==> flow/design.v <==
module qmult #(
    parameter N = 16,
    parameter Q = 10
)(
    input signed [N-1:0] a,
    input signed [N-1:0] b,
    output signed [N-1:0] out
);
    wire signed [2*N-1:0] temp;
    assign temp = a * b;
    assign out = temp[Q+N-1 : Q]; 
endmodule
module leaky_relu_layer #(
    parameter DATA_WIDTH = 16
)(
    input  wire clk,
    input  wire rst_n,
    input  wire valid_in,
    input  wire signed [DATA_WIDTH-1:0] data_in,
    output reg  valid_out,
    output reg  signed [DATA_WIDTH-1:0] data_out
);
    wire signed [DATA_WIDTH-1:0] val_shift_3;
    wire signed [DATA_WIDTH-1:0] val_shift_4;
    wire signed [DATA_WIDTH-1:0] val_shift_6;
    wire signed [DATA_WIDTH-1:0] neg_result;
    assign val_shift_3 = data_in >>> 3;  
    assign val_shift_4 = data_in >>> 4;  
    assign val_shift_6 = data_in >>> 6;  
    assign neg_result = val_shift_3 + val_shift_4 + val_shift_6;
    always @(posedge clk or negedge rst_n) begin
        if (!rst_n) begin
            valid_out <= 0;
            data_out  <= 0;
        end 
        else if (valid_in) begin
            valid_out <= 1;
            if (data_in >= 0) begin
                data_out <= data_in;
            end else begin
                data_out <= neg_result;
            end
        end 
        else begin
            valid_out <= 0;
        end
    end
endmodule
module upsample_layer_2d #(
    parameter IN_WIDTH   = 14, 
    parameter DATA_WIDTH = 16
)(
    input  wire clk, rst_n,
    input  wire valid_in,
    input  wire signed [DATA_WIDTH-1:0] data_in,
    output wire ready_in, 
    input  wire ready_out, 
    output reg  valid_out,
    output reg  signed [DATA_WIDTH-1:0] data_out
);
    localparam OUT_WIDTH = IN_WIDTH * 2;
    localparam S_READ_PIXEL  = 0;
    localparam S_EMIT_H_ZERO = 1; 
    localparam S_EMIT_V_ROW  = 2;
    reg [1:0] state;
    reg [15:0] col_cnt; 
    reg [15:0] row_cnt; 
    assign ready_in = (state == S_READ_PIXEL) && ready_out && (!valid_out || ready_out);
    always @(posedge clk or negedge rst_n) begin
        if (!rst_n) begin
            state <= S_READ_PIXEL;
            valid_out <= 0; data_out <= 0;
            col_cnt <= 0; row_cnt <= 0;
        end else begin
            if (valid_out && !ready_out) begin
                valid_out <= 1; 
            end else begin
                valid_out <= 0;  
                case (state)
                    S_READ_PIXEL: begin
                        if (valid_in && ready_out) begin
                            valid_out <= 1;
                            data_out  <= data_in;
                            state     <= S_EMIT_H_ZERO;
                        end
                    end
                    S_EMIT_H_ZERO: begin
                        if (ready_out) begin 
                            valid_out <= 1;
                            data_out  <= 0;
                            if (col_cnt == IN_WIDTH - 1) begin
                                col_cnt <= 0;
                                state   <= S_EMIT_V_ROW;
                            end else begin
                                col_cnt <= col_cnt + 1;
                                state   <= S_READ_PIXEL;
                            end
                        end
                    end
                    S_EMIT_V_ROW: begin
                        if (ready_out) begin
                            valid_out <= 1;
                            data_out  <= 0;
                            if (row_cnt == OUT_WIDTH - 1) begin
                                row_cnt <= 0;
                                state   <= S_READ_PIXEL;
                            end else begin
                                row_cnt <= row_cnt + 1;
                            end
                        end
                    end
                endcase
            end
        end
    end
endmodule
module zero_pad_layer #(
    parameter DATA_WIDTH = 16,
    parameter IMG_WIDTH  = 14,    
    parameter IMG_HEIGHT = 14,    
    parameter PAD_TOP    = 1,
    parameter PAD_BOTTOM = 2,
    parameter PAD_LEFT   = 1,
    parameter PAD_RIGHT  = 2
)(
    input  wire clk, rst_n,
    input  wire valid_in,
    input  wire signed [DATA_WIDTH-1:0] data_in,
    output wire ready_in,
    input  wire ready_out,
    output reg  valid_out,
    output reg  signed [DATA_WIDTH-1:0] data_out
);
    localparam TOTAL_WIDTH  = PAD_LEFT + IMG_WIDTH + PAD_RIGHT;
    localparam TOTAL_HEIGHT = PAD_TOP + IMG_HEIGHT + PAD_BOTTOM;
    reg [15:0] out_x;
    reg [15:0] out_y;
    reg frame_done; 
    reg [11:0] flush_cnt; 
    localparam FLUSH_CYCLES = 1024; 
    wire region_active_x = (out_x >= PAD_LEFT) && (out_x < PAD_LEFT + IMG_WIDTH);
    wire region_active_y = (out_y >= PAD_TOP)  && (out_y < PAD_TOP + IMG_HEIGHT);
    wire inside_content  = region_active_x && region_active_y;
    always @(*) begin
        if (frame_done) begin
            valid_out = 1'b0;
            data_out  = 0;
        end 
        else if (inside_content) begin
            valid_out = valid_in;
            data_out  = data_in;
        end else begin
            valid_out = 1'b1; 
            data_out  = {DATA_WIDTH{1'b0}};
        end
    end
    assign ready_in = !frame_done && (flush_cnt == 0) && inside_content && ready_out;
    wire fire_out = valid_out && ready_out;
    always @(posedge clk or negedge rst_n) begin
        if (!rst_n) begin
            out_x <= 0; out_y <= 0; frame_done <= 0; flush_cnt <= 0;
        end else begin
            if (flush_cnt > 0) begin
                if (fire_out) begin
                    if (flush_cnt == FLUSH_CYCLES) frame_done <= 1;
                    else flush_cnt <= flush_cnt + 1;
                end
            end
            else if (fire_out) begin
                if (out_x == TOTAL_WIDTH - 1) begin
                    out_x <= 0;
                    if (out_y == TOTAL_HEIGHT - 1) flush_cnt <= 1; 
                    else out_y <= out_y + 1;
                end else out_x <= out_x + 1;
            end
        end
    end
endmodule
module conv2d_4x4_layer #(
    parameter IMG_WIDTH  = 16,
    parameter DATA_WIDTH = 16
)(
    input  wire clk,
    input  wire rst_n,
    input  wire valid_in,
    input  wire signed [DATA_WIDTH-1:0] data_in,
    input  wire signed [DATA_WIDTH-1:0] w0, w1, w2, w3,
    input  wire signed [DATA_WIDTH-1:0] w4, w5, w6, w7,
    input  wire signed [DATA_WIDTH-1:0] w8, w9, w10, w11,
    input  wire signed [DATA_WIDTH-1:0] w12, w13, w14, w15,
    input  wire signed [DATA_WIDTH-1:0] bias,
    output reg  valid_out,
    output reg  signed [DATA_WIDTH-1:0] data_out
);
    reg signed [DATA_WIDTH-1:0] line_buff_0 [0:IMG_WIDTH-1];
    reg signed [DATA_WIDTH-1:0] line_buff_1 [0:IMG_WIDTH-1];
    reg signed [DATA_WIDTH-1:0] line_buff_2 [0:IMG_WIDTH-1];
    reg signed [DATA_WIDTH-1:0] win [0:15]; 
    wire signed [DATA_WIDTH-1:0] p[0:15]; 
    wire signed [DATA_WIDTH-1:0] sum;
    reg [9:0] x_cnt, y_cnt;
    integer i;
    qmult m0 (win[15], w0,  p[0]);
    qmult m1 (win[14], w1,  p[1]);
    qmult m2 (win[13], w2,  p[2]);
    qmult m3 (win[12], w3,  p[3]);
    qmult m4 (win[11], w4,  p[4]);
    qmult m5 (win[10], w5,  p[5]);
    qmult m6 (win[9],  w6,  p[6]);
    qmult m7 (win[8],  w7,  p[7]);
    qmult m8 (win[7],  w8,  p[8]);
    qmult m9 (win[6],  w9,  p[9]);
    qmult m10(win[5],  w10, p[10]);
    qmult m11(win[4],  w11, p[11]);
    qmult m12(win[3],  w12, p[12]);
    qmult m13(win[2],  w13, p[13]);
    qmult m14(win[1],  w14, p[14]);
    qmult m15(win[0],  w15, p[15]);
    assign sum = p[0] + p[1] + p[2] + p[3] + 
                 p[4] + p[5] + p[6] + p[7] + 
                 p[8] + p[9] + p[10] + p[11] +
                 p[12] + p[13] + p[14] + p[15] + bias;
    reg valid_req;
    always @(posedge clk or negedge rst_n) begin
        if (!rst_n) begin
            valid_req <= 0;
            valid_out <= 0;
            data_out  <= 0;
            x_cnt <= 0;
            y_cnt <= 0;
            for (i = 0; i < IMG_WIDTH; i = i + 1) begin
                line_buff_0[i] <= 0;
                line_buff_1[i] <= 0;
                line_buff_2[i] <= 0;
            end
            for (i = 0; i < 16; i = i + 1) begin
                win[i] <= 0;
            end
        end 
        else if (valid_in) begin
            line_buff_0[0] <= data_in;
            line_buff_1[0] <= line_buff_0[IMG_WIDTH-1];
            line_buff_2[0] <= line_buff_1[IMG_WIDTH-1];
            for (i = 1; i < IMG_WIDTH; i = i + 1) begin
                line_buff_0[i] <= line_buff_0[i-1];
                line_buff_1[i] <= line_buff_1[i-1];
                line_buff_2[i] <= line_buff_2[i-1];
            end
            win[0] <= data_in; 
            win[1] <= win[0]; win[2] <= win[1]; win[3] <= win[2];
            win[4] <= line_buff_0[IMG_WIDTH-1];
            win[5] <= win[4]; win[6] <= win[5]; win[7] <= win[6];
            win[8] <= line_buff_1[IMG_WIDTH-1];
            win[9] <= win[8]; win[10] <= win[9]; win[11] <= win[10];
            win[12] <= line_buff_2[IMG_WIDTH-1];
            win[13] <= win[12]; win[14] <= win[13]; win[15] <= win[14];
            if (x_cnt == IMG_WIDTH-1) begin
                x_cnt <= 0;
                y_cnt <= y_cnt + 1;
            end else begin
                x_cnt <= x_cnt + 1;
            end
            if (y_cnt >= 3 && x_cnt >= 3) 
                valid_req <= 1;
            else
                valid_req <= 0;
            valid_out <= valid_req;
            data_out  <= sum;
        end
        else begin
            valid_out <= valid_req;
            data_out  <= sum;
            valid_req <= 0;
        end
    end
endmodule
module trans_conv2d_padded_layer #(
    parameter IN_WIDTH   = 7,
    parameter DATA_WIDTH = 16,
    parameter PAD_TOP    = 1,
    parameter PAD_BOTTOM = 2,
    parameter PAD_LEFT   = 1,
    parameter PAD_RIGHT  = 2
)(
    input  wire clk, rst_n,
    input  wire valid_in,
    input  wire signed [DATA_WIDTH-1:0] data_in,
    output wire ready_out, 
    input  wire signed [DATA_WIDTH-1:0] w0,w1,w2,w3,w4,w5,w6,w7,
    input  wire signed [DATA_WIDTH-1:0] w8,w9,w10,w11,w12,w13,w14,w15,
    input  wire signed [DATA_WIDTH-1:0] bias,
    output wire valid_out,
    output wire signed [DATA_WIDTH-1:0] data_out
);
    wire up_valid, up_ready;
    wire signed [DATA_WIDTH-1:0] up_data;
    upsample_layer_2d #(
        .IN_WIDTH(IN_WIDTH), 
        .DATA_WIDTH(DATA_WIDTH)
    ) upsample_inst (
        .clk(clk), .rst_n(rst_n),
        .valid_in(valid_in), .data_in(data_in), .ready_in(ready_out),
        .ready_out(up_ready), .valid_out(up_valid), .data_out(up_data)
    );
    wire pad_valid, pad_ready;
    wire signed [DATA_WIDTH-1:0] pad_data;
    zero_pad_layer #(
        .DATA_WIDTH(DATA_WIDTH),
        .IMG_WIDTH(IN_WIDTH * 2),    
        .IMG_HEIGHT(IN_WIDTH * 2),   
        .PAD_TOP(PAD_TOP), .PAD_BOTTOM(PAD_BOTTOM),
        .PAD_LEFT(PAD_LEFT), .PAD_RIGHT(PAD_RIGHT)
    ) pad_inst (
        .clk(clk), .rst_n(rst_n),
        .valid_in(up_valid), .data_in(up_data), .ready_in(up_ready),
        .ready_out(pad_ready), .valid_out(pad_valid), .data_out(pad_data)
    );
    localparam CONV_IN_WIDTH = (IN_WIDTH * 2) + PAD_LEFT + PAD_RIGHT;
    conv2d_4x4_layer #(
        .IMG_WIDTH(CONV_IN_WIDTH), 
        .DATA_WIDTH(DATA_WIDTH)
    ) conv_inst (
        .clk(clk), .rst_n(rst_n),
        .valid_in(pad_valid), .data_in(pad_data), 
        .w0(w0), .w1(w1), .w2(w2), .w3(w3), .w4(w4), .w5(w5), .w6(w6), .w7(w7),
        .w8(w8), .w9(w9), .w10(w10), .w11(w11), .w12(w12), .w13(w13), .w14(w14), .w15(w15),
        .bias(bias),
        .valid_out(valid_out), .data_out(data_out)
    );
    assign pad_ready = 1'b1; 
endmodule
module w_dec2 #(parameter DATA_WIDTH=16)(
    output wire signed [DATA_WIDTH-1:0] w0, output wire signed [DATA_WIDTH-1:0] w1, output wire signed [DATA_WIDTH-1:0] w2, output wire signed [DATA_WIDTH-1:0] w3, output wire signed [DATA_WIDTH-1:0] w4, output wire signed [DATA_WIDTH-1:0] w5, output wire signed [DATA_WIDTH-1:0] w6, output wire signed [DATA_WIDTH-1:0] w7, output wire signed [DATA_WIDTH-1:0] w8, output wire signed [DATA_WIDTH-1:0] w9, output wire signed [DATA_WIDTH-1:0] w10, output wire signed [DATA_WIDTH-1:0] w11, output wire signed [DATA_WIDTH-1:0] w12, output wire signed [DATA_WIDTH-1:0] w13, output wire signed [DATA_WIDTH-1:0] w14, output wire signed [DATA_WIDTH-1:0] w15, output wire signed [DATA_WIDTH-1:0] bias
);
    assign w0 = 16'h0114;  
    assign w1 = 16'h0108;  
    assign w2 = 16'h00ee;  
    assign w3 = 16'h00fa;  
    assign w4 = 16'h00e9;  
    assign w5 = 16'h00dd;  
    assign w6 = 16'h00cf;  
    assign w7 = 16'h00d9;  
    assign w8 = 16'h00ed;  
    assign w9 = 16'h00d6;  
    assign w10 = 16'h00e7;  
    assign w11 = 16'h00f3;  
    assign w12 = 16'h010e;  
    assign w13 = 16'h00fa;  
    assign w14 = 16'h0104;  
    assign w15 = 16'h0106;  
    assign bias = 16'h0001;  
endmodule
module figan_upconv #(
    parameter DATA_WIDTH = 16
)(
    input  wire clk,
    input  wire rst_n,
    input  wire valid_in,
    input  wire signed [DATA_WIDTH-1:0] data_in,
    output wire ready_out,
    output wire valid_out,
    output wire signed [DATA_WIDTH-1:0] data_out
);
    wire signed [DATA_WIDTH-1:0] w_d2 [0:15]; wire signed [DATA_WIDTH-1:0] b_d2;
    w_dec2 w_d2_inst (.w0(w_d2[0]), .w1(w_d2[1]), .w2(w_d2[2]), .w3(w_d2[3]), .w4(w_d2[4]), .w5(w_d2[5]), .w6(w_d2[6]), .w7(w_d2[7]), .w8(w_d2[8]), .w9(w_d2[9]), .w10(w_d2[10]), .w11(w_d2[11]), .w12(w_d2[12]), .w13(w_d2[13]), .w14(w_d2[14]), .w15(w_d2[15]), .bias(b_d2));
    wire val_d2; wire signed [DATA_WIDTH-1:0] dat_d2;
    trans_conv2d_padded_layer #(
        .IN_WIDTH(14), .DATA_WIDTH(DATA_WIDTH),
        .PAD_TOP(2), .PAD_BOTTOM(3),
        .PAD_LEFT(2), .PAD_RIGHT(3)
    ) dec2 (
        .clk(clk), .rst_n(rst_n), .valid_in(valid_in), .data_in(data_in), .ready_out(ready_out),
        .w0(w_d2[0]), .w1(w_d2[1]), .w2(w_d2[2]), .w3(w_d2[3]), .w4(w_d2[4]), .w5(w_d2[5]), .w6(w_d2[6]), .w7(w_d2[7]), .w8(w_d2[8]), .w9(w_d2[9]), .w10(w_d2[10]), .w11(w_d2[11]), .w12(w_d2[12]), .w13(w_d2[13]), .w14(w_d2[14]), .w15(w_d2[15]), .bias(b_d2), .valid_out(val_d2), .data_out(dat_d2)
    );
    leaky_relu_layer #(.DATA_WIDTH(DATA_WIDTH)) act_d2 (.clk(clk), .rst_n(rst_n), .valid_in(val_d2), .data_in(dat_d2), .valid_out(valid_out), .data_out(data_out));
endmodule
Memo
Re: synthesis data of figan_upconv

From RTL to reports: figan_upconv
Tool output for the design above before and after an edit, in the order of the flow.
"before" refers to lines of the RTL above, "after" to lines of the edited file.
"change": "after" minus "before" as printed here. "rel. change": 100 x difference / "before".
Library cell names are shortened.
A cell with - has no value.

set-up
  design top = figan_upconv
  clock = clk
  standard-cell library = sky130hd
  library corner = tt_025C_1v80

Edit of the RTL
The edit as a unified diff against the file above.
A script made this edit. It changes what the design does and was not meant as an optimisation.

begin of diff
@@ -106,5 +106,5 @@
                                 state   <= S_READ_PIXEL;
                             end else begin
-                                row_cnt <= row_cnt + 1;
+                                row_cnt <= row_cnt | 1;
                             end
                         end
end of diff

Word level
Source: Yosys, flattened and elaborated. Widths are those after wreduce. Registers that Yosys merges into a memory's read port (data or address) are not register bits. Print and check cells do not count. Equal cells are merged and count once.

bit counts
  element                     before  after  change  rel. change (%)
  register bits               1799    1799   0       0.00
  input bits                  19      19     0       0.00
  output and inout port bits  18      18     0       0.00
  word-level cells            245     246    +1      +0.41

operators by class
  element                        before  after  change  rel. change (%)
  add/sub/neg operators          25      24     -1      -4.00
  multipliers                    16      16     0       0.00
  magnitude comparators          8       8      0       0.00
  equality and inequality tests  14      14     0       0.00
  mux-type cells                 31      31     0       0.00
  bitwise logic cells            3       3      0       0.00
  reduce/logical cells           29      30     +1      +3.45

operators by type and width
  cell                                                         before  after  change  rel. change (%)
  adder 16 x 1 -> 16 bit with constant B                       4       3      -1      -25.00
  AND reduction 4 bit                                          3       4      +1      +33.33
  adder 16 x 15 -> 16 bit                                      11      11     0       0.00
  logical AND 1 bit                                            10      10     0       0.00
  multiplier 16 x 9 -> 25 bit with constant B                  9       9      0       0.00
  2-to-1 mux 1 bit                                             8       8      0       0.00
  2-to-1 mux 16 bit                                            8       8      0       0.00
  multiplier 16 x 8 -> 24 bit with constant B                  6       6      0       0.00
  2-to-1 mux 12 bit                                            6       6      0       0.00
  2-to-1 mux 2 bit                                             5       5      0       0.00
  inequality test 2 bit with constant B                        5       5      0       0.00
  adder 16 bit                                                 4       4      0       0.00
  logical NOT 1 bit                                            3       3      0       0.00
  inverter 1 bit                                               3       3      0       0.00
  AND reduction 3 bit                                          3       3      0       0.00
  adder 10 x 1 -> 10 bit with constant B                       2       2      0       0.00
  equality test 16 x 6 -> 1 bit with constant B                2       2      0       0.00
  greater-or-equal comparator 10 x 2 -> 1 bit with constant B  2       2      0       0.00
  greater-or-equal comparator 16 x 2 -> 1 bit with constant B  2       2      0       0.00
  less-than comparator 16 x 5 -> 1 bit with constant B         2       2      0       0.00
  AND reduction 2 bit                                          2       2      0       0.00
  nonzero test 2 bit                                           2       2      0       0.00
  adder 12 x 1 -> 12 bit with constant B                       1       1      0       0.00
  adder 13 x 12 -> 14 bit                                      1       1      0       0.00
  adder 14 x 10 -> 15 bit                                      1       1      0       0.00
  adder 16 x 2 -> 16 bit with constant B                       1       1      0       0.00
  equality test 10 x 6 -> 1 bit with constant B                1       1      0       0.00
  equality test 12 x 11 -> 1 bit with constant B               1       1      0       0.00

The list need not be complete.

Logic depth
Depth = most cells in a row (Yosys ltp): at word level without a register or memory, in the mapped netlist without a sequential cell, where the memories' decode and read muxes count.

depth
  element                        before  after  change  rel. change (%)
  word-level depth               17      17     0       0.00
  ABC_AREA                       0       0      -       -
  gate-level depth with buffers  41      42     +1      +2.44
  depth with buffers taken out   41      42     +1      +2.44

Netlist
Source: synth_stat.txt of the flow (Yosys; design flattened, memories mapped). It holds for the ABC_AREA given above (unset counts as 0); a run with the other value may have another netlist.

cells by type
  type      before  after  change  rel. change (%)
  inv_1     1570    1537   -33     -2.10
  clkbuf_1  220     245    +25     +11.36
  buf_2     157     133    -24     -15.29
  dfrtp_1   1799    1783   -16     -0.89
  o21ai_0   240     256    +16     +6.67
  o21ai_1   20      4      -16     -80.00
  or3_1     22      9      -13     -59.09
  nor2b_1   36      47     +11     +30.56
  nand2b_1  25      36     +11     +44.00
  xor2_1    106     96     -10     -9.43
  nor2_1    203     212    +9      +4.43
  a21o_1    57      48     -9      -15.79
  nand3_1   58      51     -7      -12.07
  a21boi_0  6       12     +6      +100.00
  ha_1      965     960    -5      -0.52
  a21oi_1   137     132    -5      -3.65
  and3_1    28      33     +5      +17.86
  and2_1    20      15     -5      -25.00

The list need not be complete.

mapped netlist
  element                           before    after     change   rel. change (%)
  mapped cells                      11880     11792     -88      -0.74
  cell area after synthesis (um^2)  109428.7  108415.2  -1013.5  -0.93
  flip-flops                        1800      1784      -16      -0.89

The figures by module come from a second, unflattened synthesis with its own total; it is not the netlist above.

second synthesis, totals
  element                                         before    after     change   rel. change (%)
  cells (unflattened synthesis)                   19706     20230     +524     +2.66
  area total of the unflattened synthesis (um^2)  205362.0  208732.7  +3370.7  +1.64

Rows give one instance, submodules left out.

by module, before
  module                             instances  cells  area (um^2)
  qmult                              16         910    8029.0
  conv2d_4x4_layer                   1          4218   68444.4
  zero_pad_layer                     1          268    2581.2
  upsample_layer_2d                  1          231    2354.8
  w_dec2                             1          274    2049.5
  leaky_relu_layer #(DATA_WIDTH=16)  1          154    1465.2
  trans_conv2d_padded_layer          1          1      3.8
  figan_upconv                       1          0      0.0

by module, after
  module                             instances  cells  area (um^2)
  qmult                              16         947    8285.4
  conv2d_4x4_layer                   1          4218   68444.4
  zero_pad_layer                     1          268    2581.2
  w_dec2                             1          274    2049.5
  upsample_layer_2d                  1          163    1621.6
  leaky_relu_layer #(DATA_WIDTH=16)  1          154    1465.2
  trans_conv2d_padded_layer          1          1      3.8
  figan_upconv                       1          0      0.0

Worst setup path after synthesis
OpenSTA on the mapped netlist: ideal clock, no wires. The path of least setup slack (recovery checks aside). Input and output delay are each 20% of the period. Register names are those of the netlist, which keeps one name where synthesis merged equal registers.

path after synthesis
  element                              before                           after                            change  rel. change (%)
  path kind                            register -> register             register -> register             -       -
  start point                          reg (name not given)             reg (name not given)             -       -
  end point                            reg dec2.conv_inst.data_out[15]  reg dec2.conv_inst.data_out[15]  -       -
  clock period (ps)                    13000                            13000                            0       0.00
  library setup time (ps)              136                              134                              -2      -
  launch time at the first pin (ps)    0                                0                                0       -
  arrival (ps)                         9625                             9762                             +137    +1.42
  data required time (ps)              12864                            12866                            +2      +0.02
  slack (ps)                           3239                             3104                             -135    -
  path delay (ps)                      9761                             9896                             +135    +1.38
  stages                               41                               39                               -2      -4.88
  path buffers                         0                                0                                0       -
  period reached after synthesis (ps)  9761                             9896                             +135    +1.38

"path delay" is the arrival time less input delay plus setup time.
"stages": output pins that drive a net of the path, with the launching flip-flop's if there is one; two outputs of one cell count as two.
"period reached after synthesis" = period - worst setup slack (recovery checks aside). The figure is calculated, with input and output delays left at 20% of the set period.
Between the ends stands the longest chain of elaborated cells between them, by number of cells; it is not shown to be the way that was timed. Of several equally long chains one is given.
Each line given opens the expression or statement behind the cell; cells for indexed reads and writes are added by Yosys, which also makes memories of some case tables.
A register here has more assigning lines than the two given.

between the ends, after synthesis, before
  cell sequence = dfrtp_1 -> inv_1 -> fa_1 -> inv_1 -> ha_1 -> ha_1 -> inv_1 -> fa_1 -> inv_1 -> ha_1 -> a41o_1 -> a21o_1 -> a2111oi_4 -> o21bai_2 -> a2111oi_4 -> a21oi_1 -> a21o_1 -> a21o_1 -> [... 5 more ...] -> fa_1 -> fa_1 -> fa_1 -> inv_1 -> fa_1 -> inv_1 -> ha_1 -> o21ai_0 -> nand2_1 -> a31oi_1 -> nor2b_1 -> o21a_1 -> nor4_1 -> nor3_1 -> a31o_2 -> xnor3_1 -> xnor3_1 -> xor3_1
  cells in the longest elaborated chain = 12
  elaborated cells on any way between the ends = 12
  RTL lines with such cells = 2
  those cells by class = add/sub (11); mul (1)

ends and longest elaborated chain, after synthesis, before
  element                      line  text
  multiplier 16 x 9 -> 25 bit  10    assign temp = a * b;
  adder 16 x 15 -> 16 bit x6   219   assign sum = p[0] + p[1] + p[2] + p[3] +
  adder 16 bit                 219
  adder 16 x 15 -> 16 bit      219
  adder 16 bit x2              219
  adder 16 x 2 -> 16 bit       219
  end: assignment              268   data_out  <= sum;
  end: assignment              272   data_out  <= sum;
  end: declaration             193   output reg  signed [DATA_WIDTH-1:0] data_out

between the ends, after synthesis, after
  cell sequence = dfrtp_1 -> inv_1 -> fa_1 -> inv_1 -> ha_1 -> ha_1 -> inv_1 -> fa_1 -> inv_1 -> ha_1 -> and4b_1 -> a21oi_1 -> nor2b_1 -> o21ai_0 -> a2111oi_0 -> nor2_1 -> xor2_1 -> fa_1 -> [... 3 more ...] -> fa_1 -> fa_1 -> inv_1 -> fa_1 -> inv_1 -> ha_1 -> a21o_1 -> a21oi_2 -> o21ai_1 -> or3_1 -> and3_4 -> a2111oi_4 -> o21bai_1 -> a21oi_1 -> o21ai_0 -> xnor3_1 -> xnor3_1 -> xnor3_1
  cells in the longest elaborated chain = 12
  elaborated cells on any way between the ends = 12
  RTL lines with such cells = 2
  those cells by class = add/sub (11); mul (1)

ends and longest elaborated chain, after synthesis, after
  element                      line  text
  multiplier 16 x 9 -> 25 bit  10    assign temp = a * b;
  adder 16 x 15 -> 16 bit x6   219   assign sum = p[0] + p[1] + p[2] + p[3] +
  adder 16 bit                 219
  adder 16 x 15 -> 16 bit      219
  adder 16 bit x2              219
  adder 16 x 2 -> 16 bit       219
  end: assignment              268   data_out  <= sum;
  end: assignment              272   data_out  <= sum;
  end: declaration             193   output reg  signed [DATA_WIDTH-1:0] data_out

Worst path after layout
From the final timing report of each run of pair A: the path of least setup slack in the routed layout; clock arrival at registers is part of the times.
The report prints the path's times to 10 ps; the period is as set.

path after layout
  element                            before                           after                            change  rel. change (%)
  path kind                          register -> register             register -> register             -       -
  start point                        reg dec2.conv_inst.win[5][3]     reg dec2.conv_inst.win[5][3]     -       -
  end point                          reg dec2.conv_inst.data_out[15]  reg dec2.conv_inst.data_out[15]  -       -
  clock period (ps)                  10900                            10900                            0       0.00
  library setup time (ps)            130                              120                              -10     -
  launch time at the first pin (ps)  840                              770                              -70     -8.33
  arrival (ps)                       10970                            11090                            +120    +1.09
  data required time (ps)            11610                            11610                            0       0.00
  slack (ps)                         650                              520                              -130    -
  stages                             40                               42                               +2      +5.00
  path buffers                       0                                0                                0       -

Between the ends stands the longest chain of elaborated cells between them, by number of cells; it is not shown to be the way that was timed. Of several equally long chains one is given.
A register here has more assigning lines than the two given.

between the ends, after layout, before
  cell sequence = dfrtp_1 -> inv_1 -> fa_1 -> inv_1 -> ha_1 -> ha_1 -> ha_1 -> ha_1 -> a41o_1 -> a21o_1 -> a21o_1 -> a21o_1 -> a311oi_1 -> nor2b_1 -> nor2_1 -> nor2b_1 -> nor2_1 -> xnor2_1 -> [... 4 more ...] -> inv_1 -> fa_1 -> fa_1 -> inv_1 -> fa_1 -> inv_1 -> ha_1 -> a211oi_1 -> o21ai_1 -> a31oi_2 -> nor2b_1 -> o21a_1 -> nor4_2 -> nor3_1 -> a31o_2 -> xnor3_1 -> xnor3_1 -> xor3_1
  cells in the longest elaborated chain = 8
  elaborated cells on any way between the ends = 8
  RTL lines with such cells = 2
  those cells by class = add/sub (7); mul (1)

ends and longest elaborated chain, after layout, before
  element                      line  text
  start: declaration           198   reg signed [DATA_WIDTH-1:0] win [0:15];
  start: assignment            237   win[i] <= 0;
  start: assignment            252   win[5] <= win[4]; win[6] <= win[5]; win[7] <= win[6];
  multiplier 16 x 9 -> 25 bit  10    assign temp = a * b;
  adder 16 x 15 -> 16 bit x2   219   assign sum = p[0] + p[1] + p[2] + p[3] +
  adder 16 bit                 219
  adder 16 x 15 -> 16 bit      219
  adder 16 bit x2              219
  adder 16 x 2 -> 16 bit       219
  end: assignment              268   data_out  <= sum;
  end: assignment              272   data_out  <= sum;
  end: declaration             193   output reg  signed [DATA_WIDTH-1:0] data_out

between the ends, after layout, after
  cell sequence = dfrtp_1 -> inv_1 -> fa_1 -> inv_1 -> ha_1 -> ha_1 -> ha_1 -> ha_1 -> a41o_1 -> a21o_1 -> a21o_1 -> a21oi_1 -> nor2b_1 -> o21ai_1 -> a21oi_1 -> or2_2 -> and2_1 -> o21a_1 -> [... 6 more ...] -> inv_1 -> fa_1 -> fa_1 -> inv_1 -> fa_1 -> inv_1 -> ha_1 -> inv_1 -> o21ai_1 -> or3_1 -> and3_4 -> a2111oi_4 -> o21bai_1 -> a21oi_1 -> o21ai_0 -> xnor3_1 -> xnor3_1 -> xnor3_1
  cells in the longest elaborated chain = 8
  elaborated cells on any way between the ends = 8
  RTL lines with such cells = 2
  those cells by class = add/sub (7); mul (1)

ends and longest elaborated chain, after layout, after
  element                      line  text
  start: declaration           198   reg signed [DATA_WIDTH-1:0] win [0:15];
  start: assignment            237   win[i] <= 0;
  start: assignment            252   win[5] <= win[4]; win[6] <= win[5]; win[7] <= win[6];
  multiplier 16 x 9 -> 25 bit  10    assign temp = a * b;
  adder 16 x 15 -> 16 bit x2   219   assign sum = p[0] + p[1] + p[2] + p[3] +
  adder 16 bit                 219
  adder 16 x 15 -> 16 bit      219
  adder 16 bit x2              219
  adder 16 x 2 -> 16 bit       219
  end: assignment              268   data_out  <= sum;
  end: assignment              272   data_out  <= sum;
  end: declaration             193   output reg  signed [DATA_WIDTH-1:0] data_out

Measured runs
Runs of the flow (Yosys, OpenROAD) on both versions; the two runs of a pair have the same settings. The constraints put input and output delay at 20% of the set period each and load the outputs with 0.01 pF.

flow settings, pair A
  period_ns = 10.9
  CAP_MARGIN = 20
  CORE_MARGIN = 2
  CORE_UTILIZATION = 40
  SLEW_MARGIN = 20

results, pair A
  element                                  before    after     change   rel. change (%)
  mapped cell area after synthesis (um^2)  109428.7  108415.2  -1013.5  -0.93
  full die area (um^2)                     277771.0  275221.0  -2550.0  -0.92
  final design utilization                 0.44      0.44      0.00     -
  worst setup slack after layout (ps)      647       522       -125     -
  worst-case hold slack (ps)               349       353       +4       -
  total design power (uW)                  13785     13518     -267     -1.94
  clock period achieved (ps)               10253     10378     +125     +1.22

By "clock period achieved" is meant the clock period of the run minus its worst setup slack. This is arithmetic on one report: input and output delays are still those of the set period (20% each).
"total design power": no workload was simulated; the value follows from the tool's default switching activity.
